==> flow/design.v <==
`timescale 1ns / 1ps
module ALU_ACC(
    input         clk,
    input         rst_n,
    input         C8,     
    input         C9,     
    input         C13,    
    input         C15,    
    input         C16,    
    input         C17,    
    input         C18,    
    input         C19,    
    input         C20,    
    input         C21,    
    input  [15:0] BR_out,
    output [15:0] ALU_out,
    output reg [3:0] ALUflags  
    );
    reg [15:0] ACC;
    assign ALU_out = ACC;
    wire signed [15:0] sACC = ACC;
    wire signed [15:0] sBR  = BR_out;
    wire signed [31:0] prod = sACC * sBR;
    wire [16:0] sum  = {1'b0, ACC} + {1'b0, BR_out};
    wire [16:0] diff = {1'b0, ACC} - {1'b0, BR_out};
    wire [15:0] quot = (BR_out == 16'b0) ? 16'hFFFF : ACC / BR_out;
    reg  [15:0] res;
    always @(*) begin
        if (C17)      res = ACC >> 1;
        else if (C18) res = ACC << 1;
        else if (C19) res = ACC & BR_out;
        else if (C20) res = ACC | BR_out;
        else          res = ~ACC;
    end
    always @(posedge clk or negedge rst_n) begin
        if (!rst_n) begin
            ACC      <= 16'b0;
            ALUflags <= 4'b0;
        end
        else begin
            if (C8) begin
                ACC      <= 16'b0;
                ALUflags <= {1'b1, 3'b0};
            end
            else if (C9) begin
                ACC <= sum[15:0];
                ALUflags[3] <= (sum[15:0] == 16'b0);
                ALUflags[2] <= sum[16];
                ALUflags[1] <= (ACC[15] == BR_out[15]) && (sum[15] != ACC[15]);
                ALUflags[0] <= sum[15];
            end
            else if (C13) begin
                ACC <= diff[15:0];
                ALUflags[3] <= (diff[15:0] == 16'b0);
                ALUflags[2] <= (ACC < BR_out);
                ALUflags[1] <= (ACC[15] != BR_out[15]) && (diff[15] != ACC[15]);
                ALUflags[0] <= diff[15];
            end
            else if (C15) begin
                ACC <= prod[15:0];
                ALUflags[3] <= (prod[15:0] == 16'b0);
                ALUflags[2] <= 1'b0;
                ALUflags[1] <= (prod[31:16] != {16{prod[15]}});
                ALUflags[0] <= prod[15];
            end
            else if (C16) begin
                ACC <= quot;
                ALUflags[3] <= (quot == 16'b0);
                ALUflags[2] <= 1'b0;
                ALUflags[1] <= 1'b0;
                ALUflags[0] <= quot[15];
            end
            else if (C17 | C18 | C19 | C20 | C21) begin
                ACC <= res;
                ALUflags[3] <= (res == 16'b0);
                ALUflags[2] <= 1'b0;
                ALUflags[1] <= 1'b0;
                ALUflags[0] <= res[15];
            end
        end
    end
endmodule
`timescale 1ns / 1ps
    module BR(
    input clk,
    input rst_n,
    input C7,
    input [15:0] MBR_out,
    output [15:0] BR_out
    );
    reg [15:0] BRr;
    assign BR_out = BRr;
    always@(posedge clk or negedge rst_n) begin
        if(!rst_n) begin
            BRr <= 16'b0;
        end
        else begin
            if(C7) begin
                BRr <= MBR_out;  
            end
            else begin
                BRr <= BRr;
            end
        end
    end
endmodule
`timescale 1ns / 1ps
module IR(
    input clk,
    input rst_n,
    input C4,
    input [15:0] MBR_out,
    output [7:0] IR_out
    );
    reg [7:0] IRr;
    assign IR_out = IRr;
    always@(posedge clk or negedge rst_n) begin
        if(!rst_n) begin
            IRr <= 8'b0;
        end
        else begin
            if(C4) begin
                IRr <= MBR_out[15:8];
            end
            else begin
                IRr <= IRr;
            end
        end
    end
endmodule
`timescale 1ns / 1ps
module MAR(
    input clk,
    input rst_n,
    input C5,
    input C10,
    input [15:0] MBR_out,
    input [7:0] PC_out,
    output [7:0] MAR_out_memory
    );
    reg [7:0] MARr;
    assign MAR_out_memory = MARr;
    always@(posedge clk or negedge rst_n) begin
        if(!rst_n) begin
            MARr <= 8'b0;
        end
        else begin
            if(C5) begin
                MARr <= MBR_out[7:0];
            end
            else if(C10) begin
                MARr <= PC_out;
            end
            else begin
                MARr <= MARr;
            end
        end
    end
endmodule
`timescale 1ns / 1ps
module MBR(
    input clk,
    input rst_n,
    input C3,
    input C11,
    input C12,
    input [15:0] ALU_out,
    input [15:0] MBR_in_memory,
    output [15:0] MBR_out,
    output reg [15:0] MBR_out_memory
    );
    reg [15:0] MBRr;
    assign MBR_out = MBRr;
    always@(posedge clk or negedge rst_n) begin
        if(!rst_n) begin
            MBRr <= 16'b0;
        end
        else begin
            if(C3) begin
                MBRr <= MBR_in_memory;
            end
            else if(C12) begin
                MBRr <= ALU_out;
            end
            else begin
                MBRr <= MBRr;
            end
            if(C11) begin
                MBR_out_memory <= MBRr;
            end
        end
    end
endmodule
`timescale 1ns / 1ps
module PC(
    input clk,
    input rst_n,
    input C6,
    input C14,
    input [15:0] MBR_out,
    output [7:0] PC_out
    );
    reg [7:0] PCr;
    assign PC_out = PCr;
    always@(posedge clk or negedge rst_n) begin
        if(!rst_n) begin
            PCr <= 8'b0;
        end
        else begin
            if(C14) begin
                PCr <= MBR_out[15:8];  
            end
            else if(C6) begin
                PCr <= PCr + 1'b1;  
            end
            else begin
                PCr <= PCr;
            end
        end
    end
endmodule
`timescale 1ns / 1ps
module bitcruncher_dp(
    input         clk,
    input         rst_n,
    input  [21:0] ctrl,             
    input  [15:0] MBR_in_memory,
    output [7:0]  MAR_out_memory,
    output [15:0] MBR_out_memory,
    output [7:0]  IR_out,
    output [3:0]  ALUflags
    );
    wire [21:0] Control_Signals = ctrl;
    wire [15:0] MBR_out;
    wire [15:0] BR_out;
    wire [15:0] ALU_out;
    wire [7:0]  PC_out;
    MAR u_MAR(
    .clk     ( clk     ),
    .rst_n   ( rst_n   ),
    .C5      ( Control_Signals[5]  ),
    .C10     ( Control_Signals[10] ),
    .MBR_out ( MBR_out ),
    .PC_out  ( PC_out  ),
    .MAR_out_memory ( MAR_out_memory )
    );
    MBR u_MBR(
    .clk           ( clk           ),
    .rst_n         ( rst_n         ),
    .C3            ( Control_Signals[3]  ),
    .C11           ( Control_Signals[11] ),
    .C12           ( Control_Signals[12] ),
    .ALU_out       ( ALU_out       ),
    .MBR_in_memory ( MBR_in_memory ),
    .MBR_out       ( MBR_out       ),
    .MBR_out_memory ( MBR_out_memory )
    );
    ALU_ACC u_ALU_ACC(
    .clk     ( clk     ),
    .rst_n   ( rst_n   ),
    .C8      ( Control_Signals[8]  ),
    .C9      ( Control_Signals[9]  ),
    .C13     ( Control_Signals[13] ),
    .C15     ( Control_Signals[15] ),
    .C16     ( Control_Signals[16] ),
    .C17     ( Control_Signals[17] ),
    .C18     ( Control_Signals[18] ),
    .C19     ( Control_Signals[19] ),
    .C20     ( Control_Signals[20] ),
    .C21     ( Control_Signals[21] ),
    .BR_out  ( BR_out  ),
    .ALU_out ( ALU_out ),
    .ALUflags ( ALUflags )
    );
    PC u_PC(
    .clk     ( clk     ),
    .rst_n   ( rst_n   ),
    .C6      ( Control_Signals[6]  ),
    .C14     ( Control_Signals[14] ),
    .MBR_out ( MBR_out ),
    .PC_out  ( PC_out  )
    );
    IR u_IR(
    .clk     ( clk     ),
    .rst_n   ( rst_n   ),
    .C4      ( Control_Signals[4] ),
    .MBR_out ( MBR_out ),
    .IR_out  ( IR_out  )
    );
    BR u_BR(
    .clk     ( clk     ),
    .rst_n   ( rst_n   ),
    .C7      ( Control_Signals[7] ),
    .MBR_out ( MBR_out ),
    .BR_out  ( BR_out  )
    );
endmodule
# From RTL to reports: bitcruncher_dp
# Tool output for the design above, in the order of the flow.
# Lines are those of the file above, counted from 1.
# Operators: Yosys type, input widths -> output width; for muxes data width and select width s.
# The mark -- stands for no value.
dict set report design {
  design {bitcruncher_dp}
  clock {clk}
  lib {sky130hd}
  lib_corner {tt_025C_1v80}
}

# Word level
# Yosys after proc, flatten, opt, wreduce and memory -nomap, before mapping. Memory bits, and registers merged into a memory's read port (data or address), are not among the register bits. Print and check cells are not counted. Equal cells are merged and count once.
dict set report word_totals {
  reg_bits 92
  in_bits 40
  output_inout_bits 36
  word_cells 78
}
dict set report classes {
  n_addsub 3
  multipliers 1
  n_div 1
  compare 1
  n_eq 5
  muxes 39
  bitwise 7
  reduce_logical 13
}
# op count
set op_table {}
lappend op_table {{$mul 16x16->32} 1}
lappend op_table {{$div 16x16->16} 1}
lappend op_table {{$mux 16} 13}
lappend op_table {{$logic_not 16->1} 6}
lappend op_table {{$mux 8} 4}
lappend op_table {{$mux 1} 22}
lappend op_table {{$add 16x16->17} 1}
lappend op_table {{$sub 16x16->16} 1}
lappend op_table {{$lt 16x16->1} 1}
lappend op_table {{$ne 16x16->1} 1}
lappend op_table {{$and 16x16->16} 1}
lappend op_table {{$or 16x16->16} 1}
lappend op_table {{$not 16->16} 1}
lappend op_table {{$add 8x1->8 const B} 1}
lappend op_table {{$reduce_bool 2->1} 3}
lappend op_table {{$reduce_bool 6->1} 1}
lappend op_table {{$or 1x1->1} 4}
lappend op_table {{$ne 1x1->1} 3}
lappend op_table {{$logic_and 1x1->1} 2}
lappend op_table {{$reduce_and 2->1} 1}
lappend op_table {{$eq 1x1->1} 1}

# Logic depth
# Depth = most cells in a row (Yosys ltp): at word level without a register or memory, in the mapped netlist without a sequential cell, where the memories' decode and read muxes count.
dict set report depth {
  depth_word 12
  abc_area 0
  depth_mapped 138
  mapped_depth_nobuf 129
}

# Netlist
# Source: synth_stat.txt of the flow (Yosys; design flattened, memories mapped). It holds for the ABC_AREA given above (unset counts as 0); a run with the other value may have another netlist.
# Totals and module areas in this step are rounded.
dict set report mapped {
  mapped_cells 2850
  mapped_area_um2 23000
  seqArea_um2 2400
  ff_cells 91
  buffers 135
}
# cell_type count area_total_um2
set by_type {}
lappend by_type {sky130_fd_sc_hd__fa_1 264 5.29E+03}
lappend by_type {sky130_fd_sc_hd__ha_1 271 3.39E+03}
lappend by_type {sky130_fd_sc_hd__dfrtp_1 75 1876.8}
lappend by_type {sky130_fd_sc_hd__inv_1 377 1.42E+03}
lappend by_type {sky130_fd_sc_hd__nor2_1 306 1.15E+03}
lappend by_type {sky130_fd_sc_hd__nand2_1 280 1.05E+03}
lappend by_type {sky130_fd_sc_hd__o21ai_0 166 830.797}
lappend by_type {sky130_fd_sc_hd__xnor2_1 81 709.43}
lappend by_type {sky130_fd_sc_hd__a21oi_1 127 635.61}
lappend by_type {sky130_fd_sc_hd__mux2i_1 58 580.557}
lappend by_type {sky130_fd_sc_hd__edfxtp_1 16 480.461}
lappend by_type {sky130_fd_sc_hd__clkbuf_1 123 461.693}
lappend by_type {sky130_fd_sc_hd__nor3_1 79 395.379}
lappend by_type {sky130_fd_sc_hd__a21o_1 48 360.346}
lappend by_type {sky130_fd_sc_hd__o21a_1 47 352.838}
lappend by_type {sky130_fd_sc_hd__mux2_2 28 315.302}
lappend by_type {sky130_fd_sc_hd__xor2_1 34 297.786}
lappend by_type {sky130_fd_sc_hd__a211oi_1 27 202.694}
# Other cell types: 74; their cells: 443.
# The figures by module come from a second, unflattened synthesis with its own total; it is not the netlist above.
dict set report hier_totals {
  hier_cells 2884
  area_unflattened_um2 23000
}
# Rows give one instance, submodules left out.
# module n_inst n_cells mod_area_um2 mod_seq_area_um2
set by_module {}
lappend by_module {ALU_ACC 1 2664 20000 480}
lappend by_module {MBR 1 86 1200 880}
lappend by_module {BR 1 34 650 400}
lappend by_module {PC 1 49 450 200}
lappend by_module {MAR 1 34 370 200}
lappend by_module {IR 1 17 330 200}
lappend by_module {bitcruncher_dp 1 0 0.0 0.0}

# Path before layout
# Path of least setup slack by OpenSTA after synthesis, without wires, with an ideal clock, recovery checks aside; 20% of the period is set as input and as output delay. Where synthesis merged equal registers, the netlist keeps one of their names.
dict set report synth_timing {
  path_type {reg-to-reg}
  startpoint {register u_BR.BRr[0]}
  endpoint {register u_ALU_ACC.ALUflags[3]}
  tclk_ns 40.0
  setup_time_ns 0.069
  t_first_pin_ns 0.000
  t_arrival_ns 27.182
  required_ns 39.931
  setup_slack_ns 12.749
  path_delay_ns 27.251
  driving_pins 130
  n_path_buf 6
  period_less_setup_slack_ns 27.251
}
# "path_delay_ns" = arrival - input delay + setup time.
# "driving_pins": output pins that drive a net of the path, with the launching flip-flop's if there is one; two outputs of one cell count as two.
# "period_less_setup_slack_ns" is the clock period less the worst setup slack; recovery checks do not enter. This is arithmetic on one report: input and output delays are still those of the set period (20% each).
# At most two assigning lines are given for a register; there are more.
dict set report synth_between {
  path_cell_list {sky130_fd_sc_hd__dfrtp_1 > sky130_fd_sc_hd__inv_1 > sky130_fd_sc_hd__buf_1 > sky130_fd_sc_hd__ha_1 > sky130_fd_sc_hd__a41o_1 > sky130_fd_sc_hd__a21oi_1 > sky130_fd_sc_hd__a21oi_1 > sky130_fd_sc_hd__ha_1 > sky130_fd_sc_hd__o21a_1 > sky130_fd_sc_hd__nor2_1 > sky130_fd_sc_hd__o31a_1 > sky130_fd_sc_hd__or2_2 > sky130_fd_sc_hd__ha_1 > sky130_fd_sc_hd__o21a_1 > sky130_fd_sc_hd__o21a_1 > sky130_fd_sc_hd__o21a_1 > sky130_fd_sc_hd__nor3_2 > sky130_fd_sc_hd__nor2_1 > (+94 left out) > sky130_fd_sc_hd__o211a_1 > sky130_fd_sc_hd__a31o_2 > sky130_fd_sc_hd__or2_2 > sky130_fd_sc_hd__or3_1 > sky130_fd_sc_hd__a31oi_1 > sky130_fd_sc_hd__xnor2_1 > sky130_fd_sc_hd__a221o_1 > sky130_fd_sc_hd__ha_1 > sky130_fd_sc_hd__and4_1 > sky130_fd_sc_hd__a21oi_1 > sky130_fd_sc_hd__o211ai_1 > sky130_fd_sc_hd__a31oi_1 > sky130_fd_sc_hd__o31a_1 > sky130_fd_sc_hd__nand4_1 > sky130_fd_sc_hd__nor3_1 > sky130_fd_sc_hd__and4b_1 > sky130_fd_sc_hd__o221ai_1 > sky130_fd_sc_hd__nand3_1}
  cone_cells 23
  cone_lines 19
  classes_between {2 x add/sub; 1 x mul; 1 x div; 11 x mux; 2 x logic; 6 x reduce/logical}
}
# element line
set synth_rtl {}
lappend synth_rtl {{start, declared} 91} ;# reg [15:0] BRr;
lappend synth_rtl {{start, assigned} 99} ;# BRr <= MBR_out;
lappend synth_rtl {{start, assigned} 102} ;# BRr <= BRr;
lappend synth_rtl {{end, assigned} 43} ;# ALUflags <= {1'b1, 3'b0};
lappend synth_rtl {{end, assigned} 47} ;# ALUflags[3] <= (sum[15:0] == 16'b0);
lappend synth_rtl {{end, declared} 17} ;# output reg [3:0] ALUflags
# No chain of elaborated cells between the ends is given.

# Worst path after layout
# Path of least setup slack in the final report of run 2 (OpenROAD, finished layout, wires in). Where an end is a register, its clock arrival counts in the times.
dict set report layout_timing {
  path_type {reg-to-reg}
  startpoint {register u_ALU_ACC.ACC[3]}
  endpoint {register u_ALU_ACC.ALUflags[3]}
  tclk_ns 40.0
  setup_time_ns 0.06
  t_first_pin_ns 0.35
  t_arrival_ns 34.94
  required_ns 40.29
  setup_slack_ns 5.35
  driving_pins 123
  n_path_buf 2
}
# At most two assigning lines are given for a register; there are more.
dict set report layout_between {
  path_cell_list {sky130_fd_sc_hd__dfrtp_1 > sky130_fd_sc_hd__buf_4 > sky130_fd_sc_hd__or4_1 > sky130_fd_sc_hd__nor4_1 > sky130_fd_sc_hd__a41o_1 > sky130_fd_sc_hd__a21oi_1 > sky130_fd_sc_hd__a21oi_1 > sky130_fd_sc_hd__ha_1 > sky130_fd_sc_hd__o21a_1 > sky130_fd_sc_hd__nor2_1 > sky130_fd_sc_hd__nor3_1 > sky130_fd_sc_hd__mux2_2 > sky130_fd_sc_hd__ha_1 > sky130_fd_sc_hd__o21a_1 > sky130_fd_sc_hd__o21a_1 > sky130_fd_sc_hd__mux2i_1 > sky130_fd_sc_hd__ha_1 > sky130_fd_sc_hd__o211ai_1 > (+87 left out) > sky130_fd_sc_hd__a31o_2 > sky130_fd_sc_hd__o41ai_1 > sky130_fd_sc_hd__o31ai_4 > sky130_fd_sc_hd__buf_4 > sky130_fd_sc_hd__a22o_1 > sky130_fd_sc_hd__a21o_1 > sky130_fd_sc_hd__ha_1 > sky130_fd_sc_hd__a21oi_1 > sky130_fd_sc_hd__nor2b_1 > sky130_fd_sc_hd__o21ai_0 > sky130_fd_sc_hd__o211ai_1 > sky130_fd_sc_hd__a31oi_1 > sky130_fd_sc_hd__o31a_1 > sky130_fd_sc_hd__nand4_1 > sky130_fd_sc_hd__nor3_1 > sky130_fd_sc_hd__and4b_1 > sky130_fd_sc_hd__o221ai_1 > sky130_fd_sc_hd__nand3_1}
  cone_cells 23
  cone_lines 20
  classes_between {2 x add/sub; 1 x mul; 1 x div; 11 x mux; 3 x logic; 5 x reduce/logical}
}
# element line
set layout_rtl {}
lappend layout_rtl {{start, declared} 19} ;# reg [15:0] ACC;
lappend layout_rtl {{start, assigned} 46} ;# ACC <= sum[15:0];
lappend layout_rtl {{start, assigned} 53} ;# ACC <= diff[15:0];
lappend layout_rtl {{end, assigned} 43} ;# ALUflags <= {1'b1, 3'b0};
lappend layout_rtl {{end, assigned} 47} ;# ALUflags[3] <= (sum[15:0] == 16'b0);
lappend layout_rtl {{end, declared} 17} ;# output reg [3:0] ALUflags
# No chain of elaborated cells between the ends is given.

# Settings and measured results of 3 stored flow runs for module bitcruncher_dp (sky130hd), not sorted in any way. The constraints put input and output delay at 20% of the set period each and load the outputs with 0.01 pF.
# "achieved_clock_period_ns" is the run's clock period less its worst setup slack. It is reckoned from that one timing run; input and output delays stay at 20% of the period that was set.
# "timing.worst_path_ns" means the part of the period allowed to the worst setup path (the constraints hold back 20% at inputs and 20% at outputs) less its slack; where the path has registers, the arrival times of their clocks count too.
# The measured numbers are rounded.
run="run 1" settings ABC_AREA=1 CAP_MARGIN=5 CELL_PAD_IN_SITES_DETAIL_PLACEMENT=2 CELL_PAD_IN_SITES_GLOBAL_PLACEMENT=1 CORE_ASPECT_RATIO=0.86 CORE_MARGIN=8 CORE_UTILIZATION=56 CTS_CLUSTER_DIAMETER=336 SETUP_SLACK_MARGIN=4.46 SLEW_MARGIN=10 TNS_END_PERCENT=35 period_ns=38.8
run="run 1" outcome="did not finish, placement stopped with DPL-0033"
run="run 2" settings CTS_CLUSTER_DIAMETER=369 TNS_END_PERCENT=85 period_ns=40.0 CAP_MARGIN=20 CORE_MARGIN=2 CORE_UTILIZATION=40 SLEW_MARGIN=20
run="run 2" results synth_chip_area_um2=23000 timing.hold.ws_ns=0.50 worstSetupSlack_ns=5.4 util_pct=44 timing.worst_path_ns=34.65 critical_path_kind="reg-to-reg" timing.setup.tns_ns=0.000 dieArea_um2=59000 achieved_clock_period_ns=34.648
run="run 3" settings CORE_UTILIZATION=34 CTS_CLUSTER_DIAMETER=286 MIN_ROUTING_LAYER="met2" PLACE_DENSITY_LB_ADDON=0.03 TNS_END_PERCENT=65 period_ns=21.3 CAP_MARGIN=20 CORE_MARGIN=2 SLEW_MARGIN=20
run="run 3" results timing.hold.ws_ns=0.51 dieArea_um2=70000 synth_chip_area_um2=23000 timing.setup.tns_ns=-13 util_pct=45 achieved_clock_period_ns=25.919 timing.worst_path_ns=25.92 critical_path_kind="reg-to-reg" worstSetupSlack_ns=-4.6
